==> flow/design.v <==
`timescale 1ns/1ps
package nn_pkg;
 localparam int K_SIZE = 3;
 localparam int PROD_W = 17;
 localparam int ACC_CONV_W = PROD_W + $clog2(K_SIZE*K_SIZE);
 localparam int RES_W = ACC_CONV_W + 1;
 localparam int W_W = 8;
 localparam int ACC_FC_W = 40;
 localparam int SHIFT_NORM = 6;
endpackage
`timescale 1ns/1ps
module window_gen_3x3_flat #(
 parameter int IMG_W = 8,
 parameter int IMG_H = 8
)(
 input logic clk,
 input logic rst,
 input logic in_valid,
 input logic signed [8:0] in_pixel,
 output logic win_valid,
 output logic [80:0] win_flat,  
 output logic [$clog2(IMG_W)-1:0] out_x,
 output logic [$clog2(IMG_H)-1:0] out_y
);
 logic signed [8:0] line1 [0:IMG_W-1];
 logic signed [8:0] line2 [0:IMG_W-1];
 logic signed [8:0] s0[0:2], s1[0:2], s2[0:2];
 int unsigned x, y;
 integer k;
 task automatic put9(input int idx, input logic signed [8:0] val);
 begin
 win_flat[idx*9 +: 9] <= val;
 end
 endtask
 always_ff @(posedge clk) begin
 if (rst) begin
 x <= 0; y <= 0;
 win_valid <= 0;
 out_x <= '0; out_y <= '0;
 win_flat <= '0;
 for (k = 0; k < IMG_W; k = k + 1) begin
 line1[k] <= '0;
 line2[k] <= '0;
 end
 for (k = 0; k < 3; k = k + 1) begin
 s0[k] <= '0; s1[k] <= '0; s2[k] <= '0;
 end
 end else begin
 win_valid <= 0;
 if (in_valid) begin
 s0[0] <= s0[1]; s0[1] <= s0[2]; s0[2] <= line2[x];
 s1[0] <= s1[1]; s1[1] <= s1[2]; s1[2] <= line1[x];
 s2[0] <= s2[1]; s2[1] <= s2[2]; s2[2] <= in_pixel;
 line2[x] <= line1[x];
 line1[x] <= in_pixel;
 if (y >= 2 && x >= 2) begin
 put9(0, s0[1]); put9(1, s0[2]); put9(2, line2[x]);
 put9(3, s1[1]); put9(4, s1[2]); put9(5, line1[x]);
 put9(6, s2[1]); put9(7, s2[2]); put9(8, in_pixel);
 win_valid <= 1;
 out_x <= x - 2;
 out_y <= y - 2;
 end
 if (x == IMG_W-1) begin
 x <= 0;
 if (y != IMG_H-1) y <= y + 1;
 else y <= 0;
 end else begin
 x <= x + 1;
 end
 end
 end
 end
endmodule
`timescale 1ns/1ps
import nn_pkg::*;
module nn_block_flat #(
 parameter int SHIFT_NORM = nn_pkg::SHIFT_NORM
)(
 input logic clk,
 input logic rst,
 input logic [80:0] win_flat,
 input logic signed [7:0] k00, k01, k02,
 input logic signed [7:0] k10, k11, k12,
 input logic signed [7:0] k20, k21, k22,
 input logic signed [7:0] bias,
 input logic signed [7:0] scale,
 input logic signed [7:0] offset,
 input logic signed [W_W-1:0] w0,
 input logic signed [W_W-1:0] w1,
 input logic signed [W_W-1:0] w2,
 output logic signed [RES_W-1:0] conv_result,
 output logic signed [RES_W-1:0] norm_result,
 output logic signed [ACC_FC_W-1:0] acc0,
 output logic signed [ACC_FC_W-1:0] acc1,
 output logic signed [ACC_FC_W-1:0] acc2
);
 function automatic logic signed [8:0] pix(input int idx);
 begin
 pix = $signed(win_flat[idx*9 +: 9]);
 end
 endfunction
 integer signed sum_temp;
 integer signed sum_next;
 always_comb begin
 sum_temp =
 pix(0)*k00 + pix(1)*k01 + pix(2)*k02 +
 pix(3)*k10 + pix(4)*k11 + pix(5)*k12 +
 pix(6)*k20 + pix(7)*k21 + pix(8)*k22;
 sum_next = (sum_temp <<< 1) + $signed(bias);
 end
 logic signed [RES_W-1:0] conv_reg;
 always_ff @(posedge clk) begin
 if (rst) conv_reg <= '0;
 else conv_reg <= sum_next[RES_W-1:0];
 end
 always_ff @(posedge clk) begin
 if (rst) conv_result <= '0;
 else conv_result <= conv_reg;
 end
 localparam int PROD_W = RES_W + 8;
 logic signed [PROD_W-1:0] prod;
 integer signed prod_shifted;
 integer signed sum_off;
 integer signed norm_next;
 always_comb begin
 prod = $signed(conv_reg) * $signed(scale);
 if (SHIFT_NORM > 0) prod_shifted = $signed(prod) >>> SHIFT_NORM;
 else if (SHIFT_NORM < 0) prod_shifted = $signed(prod) <<< (-SHIFT_NORM);
 else prod_shifted = $signed(prod);
 sum_off = prod_shifted + $signed(offset);
 norm_next = (sum_off < 0) ? 0 : sum_off;
 end
 always_ff @(posedge clk) begin
 if (rst) norm_result <= '0;
 else norm_result <= norm_next[RES_W-1:0];
 end
 always_comb begin
 acc0 = $signed(norm_result) * $signed(w0);
 acc1 = $signed(norm_result) * $signed(w1);
 acc2 = $signed(norm_result) * $signed(w2);
 end
endmodule
`timescale 1ns/1ps
import nn_pkg::*;
module nn_image_top #(
 parameter int IMG_W = 8,
 parameter int IMG_H = 8
)(
 input logic clk,
 input logic rst,
 input logic in_valid,
 input logic signed [8:0] in_pixel,
 input logic signed [7:0] k00, k01, k02,
 input logic signed [7:0] k10, k11, k12,
 input logic signed [7:0] k20, k21, k22,
 input logic signed [7:0] bias,
 input logic signed [7:0] scale,
 input logic signed [7:0] offset,
 input logic signed [W_W-1:0] w0,
 input logic signed [W_W-1:0] w1,
 input logic signed [W_W-1:0] w2,
 output logic out_valid,
 output logic signed [RES_W-1:0] conv_result,
 output logic signed [RES_W-1:0] norm_result,
 output logic signed [ACC_FC_W-1:0] acc0,
 output logic signed [ACC_FC_W-1:0] acc1,
 output logic signed [ACC_FC_W-1:0] acc2,
 output logic [$clog2(IMG_W)-1:0] out_x,
 output logic [$clog2(IMG_H)-1:0] out_y
);
 logic win_valid;
 logic [80:0] win_flat;  
 logic [$clog2(IMG_W)-1:0] win_x;
 logic [$clog2(IMG_H)-1:0] win_y;
 window_gen_3x3_flat #(
 .IMG_W(IMG_W),
 .IMG_H(IMG_H)
 ) u_win (
 .clk (clk),
 .rst (rst),
 .in_valid (in_valid),
 .in_pixel (in_pixel),
 .win_valid(win_valid),
 .win_flat (win_flat),
 .out_x (win_x),
 .out_y (win_y)
 );
 nn_block_flat #(
 .SHIFT_NORM(SHIFT_NORM)
 ) u_core (
 .clk (clk),
 .rst (rst),
 .win_flat (win_flat),
 .k00(k00), .k01(k01), .k02(k02),
 .k10(k10), .k11(k11), .k12(k12),
 .k20(k20), .k21(k21), .k22(k22),
 .bias (bias),
 .scale (scale),
 .offset (offset),
 .w0(w0),
 .w1(w1),
 .w2(w2),
 .conv_result(conv_result),
 .norm_result(norm_result),
 .acc0(acc0),
 .acc1(acc1),
 .acc2(acc2)
 );
 logic [1:0] vpipe;
 logic [$clog2(IMG_W)-1:0] x_pipe0, x_pipe1;
 logic [$clog2(IMG_H)-1:0] y_pipe0, y_pipe1;
 always_ff @(posedge clk) begin
 if (rst) begin
 vpipe <= 2'b00;
 x_pipe0 <= '0; x_pipe1 <= '0;
 y_pipe0 <= '0; y_pipe1 <= '0;
 end else begin
 vpipe <= {vpipe[0], win_valid};
 if (win_valid) begin
 x_pipe0 <= win_x;
 y_pipe0 <= win_y;
 end
 x_pipe1 <= x_pipe0;
 y_pipe1 <= y_pipe0;
 end
 end
 assign out_valid = vpipe[1];
 assign out_x = x_pipe1;
 assign out_y = y_pipe1;
endmodule
Subject: tool reports on nn_image_top

Hi,

[Reports on nn_image_top]
Tool output for the design above before and after an edit, in the order of the flow.
"before" refers to lines of the RTL above, "after" to lines of the edited file.
"change" is "after" less "before", of the values as shown; "relative change" is that difference over "before", in percent.
Library cell names are shortened.
A cell with - has no value.
Inputs
  top module: nn_image_top
  clock: clk
  library: sky130hd
  timing corner: tt_025C_1v80

[Edit of the RTL]
The edit as a unified diff against the file above.
A script made this edit. It changes what the design does and was not meant as an optimisation.
begin of diff
@@ -187,4 +187,7 @@
  .out_y (win_y)
  );
+ wire signed [RES_W-1:0] norm_result_p, norm_result_n;
+ wire signed [ACC_FC_W-1:0] acc0_p, acc0_n;
+ wire signed [ACC_FC_W-1:0] acc2_p, acc2_n;
  nn_block_flat #(
  .SHIFT_NORM(SHIFT_NORM)
@@ -203,9 +206,16 @@
  .w2(w2),
  .conv_result(conv_result),
- .norm_result(norm_result),
- .acc0(acc0),
+ .norm_result(norm_result_p),
+ .acc0(acc0_p),
  .acc1(acc1),
- .acc2(acc2)
+ .acc2(acc2_p)
  );
+ nn_block_flat #( .SHIFT_NORM(SHIFT_NORM) ) u_core_x (.clk(clk), .rst(rst), .win_flat(win_flat),
+     .k00(k00), .k01(k01), .k02(k02), .k10(k10), .k11(k11), .k12(k12), .k20(k20), .k21(k21),
+     .k22(k22), .bias(bias), .scale(scale), .offset(offset), .w0(w0), .w1(w1), .w2(~w2),
+     .norm_result(norm_result_n), .acc0(acc0_n), .acc2(acc2_n));
+ assign norm_result = norm_result_p ^ norm_result_n;
+ assign acc0 = acc0_p ^ acc0_n;
+ assign acc2 = acc2_p ^ acc2_n;
  logic [1:0] vpipe;
  logic [$clog2(IMG_W)-1:0] x_pipe0, x_pipe1;
end of diff

[After elaboration]
Yosys after proc, flatten, opt, wreduce and memory -nomap, before mapping. Print and check cells are not counted.
Memory sizes are those after Yosys's memory passes, which may raise the word count (mostly to a power of two), join words into wider ones and drop unused or constant bits.
Storage and ports
  register bits: before 286, after 286, change 0, relative change 0.00%
  RAM bits: before 144, after 144, change 0, relative change 0.00%
  memories kept: before 2, after 2, change 0, relative change 0.00%
  input bits: before 132, after 132, change 0, relative change 0.00%
  output and inout bits: before 171, after 171, change 0, relative change 0.00%
  elaborated cells: before 84, after 89, change +5, relative change +5.95%
Cells by class
  add/sub/neg operators: before 14, after 14, change 0, relative change 0.00%
  multipliers: before 13, after 14, change +1, relative change +7.69%
  order comparisons: before 3, after 3, change 0, relative change 0.00%
  eq/ne operators: before 2, after 2, change 0, relative change 0.00%
  multiplexer cells: before 16, after 16, change 0, relative change 0.00%
  bitwise operators: before 1, after 5, change +4, relative change +400.00%
  reduce/logical cells: before 5, after 5, change 0, relative change 0.00%
Operators by type and width
  adder 21 bit: before 8, after 0, change -8, relative change -100.00%
  adder 21 x 17 -> 21 bit: before 0, after 6, change +6
  bitwise XOR 40 bit: before 0, after 2, change +2
  multiplier 22 x 8 -> 30 bit: before 4, after 5, change +1, relative change +25.00%
  adder 17 x 17 -> 18 bit: before 0, after 1, change +1
  adder 18 x 17 -> 19 bit: before 0, after 1, change +1
  inverter 8 bit: before 0, after 1, change +1
  bitwise XOR 22 bit: before 0, after 1, change +1
  multiplier 9 x 8 -> 17 bit: before 9, after 9, change 0, relative change 0.00%
  two-way mux 3 bit: before 6, after 6, change 0, relative change 0.00%
  two-way mux 1 bit: before 4, after 4, change 0, relative change 0.00%
  two-way mux 9 bit: before 4, after 4, change 0, relative change 0.00%
  adder 32 x 1 -> 32 bit with constant B: before 2, after 2, change 0, relative change 0.00%
  >= comparator 32 x 2 -> 1 bit with constant B: before 2, after 2, change 0, relative change 0.00%
  two-way mux 32 bit: before 2, after 2, change 0, relative change 0.00%
  AND reduction 2 bit: before 2, after 2, change 0, relative change 0.00%
  OR reduction 2 bit: before 2, after 2, change 0, relative change 0.00%
  subtractor 3 x 2 -> 3 bit with constant B: before 2, after 2, change 0, relative change 0.00%
  adder 22 x 8 -> 22 bit: before 1, after 1, change 0, relative change 0.00%
  adder 24 x 8 -> 25 bit: before 1, after 1, change 0, relative change 0.00%
  equality test 32 x 3 -> 1 bit with constant B: before 1, after 1, change 0, relative change 0.00%
  logical AND 1 bit: before 1, after 1, change 0, relative change 0.00%
  less-than comparator 32 x 1 -> 1 bit with constant B: before 1, after 1, change 0, relative change 0.00%
  inequality test 32 x 3 -> 1 bit with constant B: before 1, after 1, change 0, relative change 0.00%
  inverter 1 bit: before 1, after 1, change 0, relative change 0.00%

[Logic depth]
Longest topological path by Yosys (ltp), each cell counted once; first at word level (registers and memories cut), then after technology mapping (sequential cells cut; the memories' decode and read muxes count).
Logic depth
  depth in word-level cells: before 10, after 10, change 0, relative change 0.00%
  ABC_AREA: before 0, after 0
  mapped depth: before 40, after 41, change +1, relative change +2.50%
  depth with buffers taken out: before 40, after 40, change 0, relative change 0.00%

[Mapped cells and area]
Source: synth_stat.txt of the flow (Yosys; design flattened, memories mapped). It holds for the ABC_AREA given above (unset counts as 0); a run with the other value may have another netlist.
Cell types
  and2_1: before 803, after 679, change -124, relative change -15.44%
  nor2b_1: before 70, after 170, change +100, relative change +142.86%
  buf_4: before 33, after 82, change +49, relative change +148.48%
  xnor2_1: before 246, after 292, change +46, relative change +18.70%
  or2_2: before 7, after 36, change +29, relative change +414.29%
  nor2_1: before 437, after 410, change -27, relative change -6.18%
  o21a_1: before 53, after 27, change -26, relative change -49.06%
  nand2b_1: before 143, after 167, change +24, relative change +16.78%
  nand3_1: before 36, after 59, change +23, relative change +63.89%
  nand2_1: before 601, after 581, change -20, relative change -3.33%
  a21oi_1: before 218, after 237, change +19, relative change +8.72%
  o31a_1: before 21, after 3, change -18, relative change -85.71%
  o41ai_1: before 20, after 2, change -18, relative change -90.00%
  xor2_1: before 127, after 113, change -14, relative change -11.02%
  inv_1: before 1565, after 1578, change +13, relative change +0.83%
  clkbuf_1: before 219, after 231, change +12, relative change +5.48%
  a21o_1: before 67, after 79, change +12, relative change +17.91%
  or3_1: before 15, after 26, change +11, relative change +73.33%
The list need not be complete.
Synthesis totals
  cell count: before 7516, after 7624, change +108, relative change +1.44%
  chip area (Yosys) (um^2): before 69781.9, after 70490.1, change +708.2, relative change +1.01%
  area of sequential cells (um^2): before 10109.7, after 10109.7, change 0.0, relative change 0.00%
  flip-flops: before 433, after 433, change 0, relative change 0.00%
  buffers: before 278, after 329, change +51, relative change +18.35%
The figures by module come from a second, unflattened synthesis with its own total; it is not the netlist above.
Unflattened totals
  cell total of the unflattened synthesis: before 7351, after 13321, change +5970, relative change +81.21%
  area total of the unflattened synthesis (um^2): before 70710.3, after 126366.2, change +55655.9, relative change +78.71%
Each row is one instance without its submodules.
Modules, before
  nn_block_flat #(SHIFT_NORM=6): times used 1, cells 5946, area 55147.9 um^2, sequential area 1321.3 um^2
  window_gen_3x3_flat: times used 1, cells 1369, area 15128.3 um^2, sequential area 8508.2 um^2
  nn_image_top: times used 1, cells 36, area 434.2 um^2, sequential area 280.3 um^2
Modules, after
  nn_block_flat #(SHIFT_NORM=6): times used 2, cells 5903, area 54941.4 um^2, sequential area 1321.3 um^2
  window_gen_3x3_flat: times used 1, cells 1369, area 15128.3 um^2, sequential area 8508.2 um^2
  nn_image_top: times used 1, cells 146, area 1355.0 um^2, sequential area 280.3 um^2

[Worst setup path after synthesis]
Path of least setup slack by OpenSTA after synthesis, without wires, with an ideal clock, recovery checks aside; 20% of the period is set as input and as output delay. Where synthesis merged equal registers, the netlist keeps one of their names.
Timing path post-synthesis
  path type: before input -> register, after input -> register
  start: before input k22[5], after input k21[5]
  end: before register u_core.conv_reg[21], after register u_core.conv_reg[20]
  period (ps): before 12000, after 12000, change 0, relative change 0.00%
  external input delay (ps): before 2400, after 2400, change 0, relative change 0.00%
  library setup time (ps): before 128, after 128, change 0
  time at the first pin (ps): before 2400, after 2400, change 0, relative change 0.00%
  arrival (ps): before 10513, after 10716, change +203, relative change +1.93%
  data required time (ps): before 11872, after 11872, change 0, relative change 0.00%
  setup slack (ps): before 1359, after 1157, change -202
  delay of the path (ps): before 8241, after 8444, change +203, relative change +2.46%
  stages: before 36, after 37, change +1, relative change +2.78%
  buffers on the path: before 1, after 1, change 0, relative change 0.00%
  synthesis period reached (ps): before 10641, after 10843, change +202, relative change +1.90%
"delay of the path" is the arrival time less input delay plus setup time.
"stages": output pins that drive a net of the path, with the launching flip-flop's if there is one; two outputs of one cell count as two.
"synthesis period reached" = period - worst setup slack (recovery checks aside). The figure is calculated, with input and output delays left at 20% of the set period.
Between the ends stands the longest chain of elaborated cells between them, by number of cells; it is not shown to be the way that was timed. Of several equally long chains one is given.
Each line given opens the expression or statement behind the cell; cells for indexed reads and writes are added by Yosys, which also makes memories of some case tables.
Between the ends, post-synthesis, before
  cell sequence: clkbuf_1 nand2_1 fa_1 fa_1 inv_1 fa_1 inv_1 fa_1 inv_1 ha_1 o21ai_0 a21boi_0 o21ai_0 a21boi_0 nor2_1 fa_1 fa_1 fa_1 inv_1 fa_1 inv_1 ha_1 a21o_1 a21oi_1 o21ai_0 a21oi_1 xnor2_1 ha_1 and4_1 a211oi_1 o31ai_1 a31oi_1 o21ai_1 o31ai_1 xnor2_1 nor2_1
  cells in the longest elaborated chain: 3
  elaborated cells on any way between the ends: 3
  RTL lines with such cells: 3
  classes of those cells: add/sub: 2; mul: 1
RTL lines, path post-synthesis, before
  start: declaration: line 156  | input logic signed [7:0] k20, k21, k22,
  multiplier 9 x 8 -> 17 bit: line 109  | pix(6)*k20 + pix(7)*k21 + pix(8)*k22;
  adder 21 bit: line 107  | pix(0)*k00 + pix(1)*k01 + pix(2)*k02 +
  adder 22 x 8 -> 22 bit: line 110  | sum_next = (sum_temp <<< 1) + $signed(bias);
  end: assignment: line 114  | if (rst) conv_reg <= '0;
  end: assignment: line 115  | else conv_reg <= sum_next[RES_W-1:0];
  end: declaration: line 112  | logic signed [RES_W-1:0] conv_reg;
Between the ends, post-synthesis, after
  cell sequence: clkbuf_1 nand2_1 fa_1 fa_1 inv_1 fa_1 inv_1 fa_1 inv_1 ha_1 o21ai_0 a21boi_0 o21ai_0 nand2b_1 a21o_1 a41o_1 nor2_1 xor2_1 fa_1 inv_1 fa_1 fa_1 inv_1 fa_1 inv_1 ha_1 nand3_1 o22ai_1 o21a_1 a311oi_1 xnor2_1 ha_1 and3_1 a2111oi_0 a21oi_1 xnor2_1 nor2_1
  cells in the longest elaborated chain: 4
  elaborated cells on any way between the ends: 4
  RTL lines with such cells: 3
  classes of those cells: add/sub: 3; mul: 1
RTL lines, path post-synthesis, after
  start: declaration: line 156  | input logic signed [7:0] k20, k21, k22,
  multiplier 9 x 8 -> 17 bit: line 109  | pix(6)*k20 + pix(7)*k21 + pix(8)*k22;
  adder 21 x 17 -> 21 bit (2 in a row): line 107  | pix(0)*k00 + pix(1)*k01 + pix(2)*k02 +
  adder 22 x 8 -> 22 bit: line 110  | sum_next = (sum_temp <<< 1) + $signed(bias);
  end: assignment: line 114  | if (rst) conv_reg <= '0;
  end: assignment: line 115  | else conv_reg <= sum_next[RES_W-1:0];
  end: declaration: line 112  | logic signed [RES_W-1:0] conv_reg;

[Path in the finished layout]
Path of least setup slack in the final report of the runs of pair 1 (OpenROAD, finished layout, wires in). Where an end is a register, its clock arrival counts in the times.
The report prints the path's times to 10 ps; the period is as set.
Timing path after layout
  path type: before input -> output, after input -> output
  start: before input w0[3], after input w2[2]
  end: before output acc0[35], after output acc2[22]
  period (ps): before 11500, after 11500, change 0, relative change 0.00%
  external input delay (ps): before 2300, after 2300, change 0, relative change 0.00%
  external output delay (ps): before 2300, after 2300, change 0, relative change 0.00%
  time at the first pin (ps): before 2300, after 2300, change 0, relative change 0.00%
  arrival (ps): before 8810, after 8800, change -10, relative change -0.11%
  data required time (ps): before 9200, after 9200, change 0, relative change 0.00%
  setup slack (ps): before 390, after 400, change +10
  stages: before 20, after 20, change 0, relative change 0.00%
  buffers on the path: before 3, after 3, change 0, relative change 0.00%
Between the ends stands the longest chain of elaborated cells between them, by number of cells; it is not shown to be the way that was timed. Of several equally long chains one is given.
Between the ends, after layout, before
  cell sequence: clkdlybuf4s50_1 and2_1 fa_1 inv_1 fa_1 fa_1 inv_1 fa_1 ha_1 o21a_1 o21ai_0 or3_1 or4b_1 nand3_1 a311o_1 a221o_1 a21oi_1 xnor2_1 buf_4 clkdlybuf4s50_1
  cells in the longest elaborated chain: 1
  elaborated cells on any way between the ends: 1
  RTL lines with such cells: 1
  classes of those cells: mul: 1
RTL lines, path after layout, before
  start: declaration: line 160  | input logic signed [W_W-1:0] w0,
  multiplier 22 x 8 -> 30 bit: line 139  | acc0 = $signed(norm_result) * $signed(w0);
  end: declaration: line 166  | output logic signed [ACC_FC_W-1:0] acc0,
Between the ends, after layout, after
  cell sequence: clkdlybuf4s50_1 buf_12 nand2b_1 fa_1 fa_1 inv_1 fa_1 inv_1 fa_1 inv_1 ha_1 a211oi_1 o21ai_0 a31o_2 and2_1 a21o_1 a21oi_1 o21bai_1 xnor2_1 clkdlybuf4s50_1
  cells in the longest elaborated chain: 3
  elaborated cells on any way between the ends: 4
  RTL lines with such cells: 3
  classes of those cells: mul: 2; logic: 2
RTL lines, path after layout, after
  start: declaration: line 162  | input logic signed [W_W-1:0] w2,
  inverter 8 bit: line 215  | .k22(k22), .bias(bias), .scale(scale), .offset(offset), .w0(w0), .w1(w1), .w2(~w2),
  multiplier 22 x 8 -> 30 bit: line 141  | acc2 = $signed(norm_result) * $signed(w2);
  bitwise XOR 40 bit: line 219  | assign acc2 = acc2_p ^ acc2_n;
  end: declaration: line 168  | output logic signed [ACC_FC_W-1:0] acc2,

[Layout results]
Both versions went through the flow (Yosys, OpenROAD) with the same settings in each pair. Constraints: input delay and output delay 20% of the set period each, output load 0.01 pF.
Flow settings, pair 1
  CORE_UTILIZATION: 40
  period_ns: 11.5
  CAP_MARGIN: 20
  CORE_MARGIN: 2
  SLEW_MARGIN: 20
Results, pair 1
  chip area in the Yosys report (um^2): before 69781.9, after 70490.1, change +708.2, relative change +1.01%
  die outline area (um^2): before 177810.0, after 179598.0, change +1788.0, relative change +1.01%
  standard-cell area after layout (um^2): before 78087.4, after 79394.9, change +1307.5, relative change +1.67%
  worst setup slack after layout (ps): before 386, after 404, change +18
  sum of negative setup slack (ps): before 0, after 0, change 0
  worst-case hold slack (ps): before 421, after 446, change +25
Flow settings, pair 2
  CAP_MARGIN: 30
  CELL_PAD_IN_SITES_DETAIL_PLACEMENT: 2
  CORE_ASPECT_RATIO: 1.83
  CORE_UTILIZATION: 42
  CTS_CLUSTER_SIZE: 35
  MAX_ROUTING_LAYER: met5
  period_ns: 19.5
  CORE_MARGIN: 2
  SLEW_MARGIN: 20
Results, pair 2
  chip area in the Yosys report (um^2): before 69781.9, after 70490.1, change +708.2, relative change +1.01%
  die outline area (um^2): before 169573.0, after 171277.0, change +1704.0, relative change +1.00%
  standard-cell area after layout (um^2): before 76753.6, after 76507.1, change -246.5, relative change -0.32%
  worst setup slack after layout (ps): before 3699, after 3733, change +34
  sum of negative setup slack (ps): before 0, after 0, change 0
  worst-case hold slack (ps): before 469, after 492, change +23

Regards
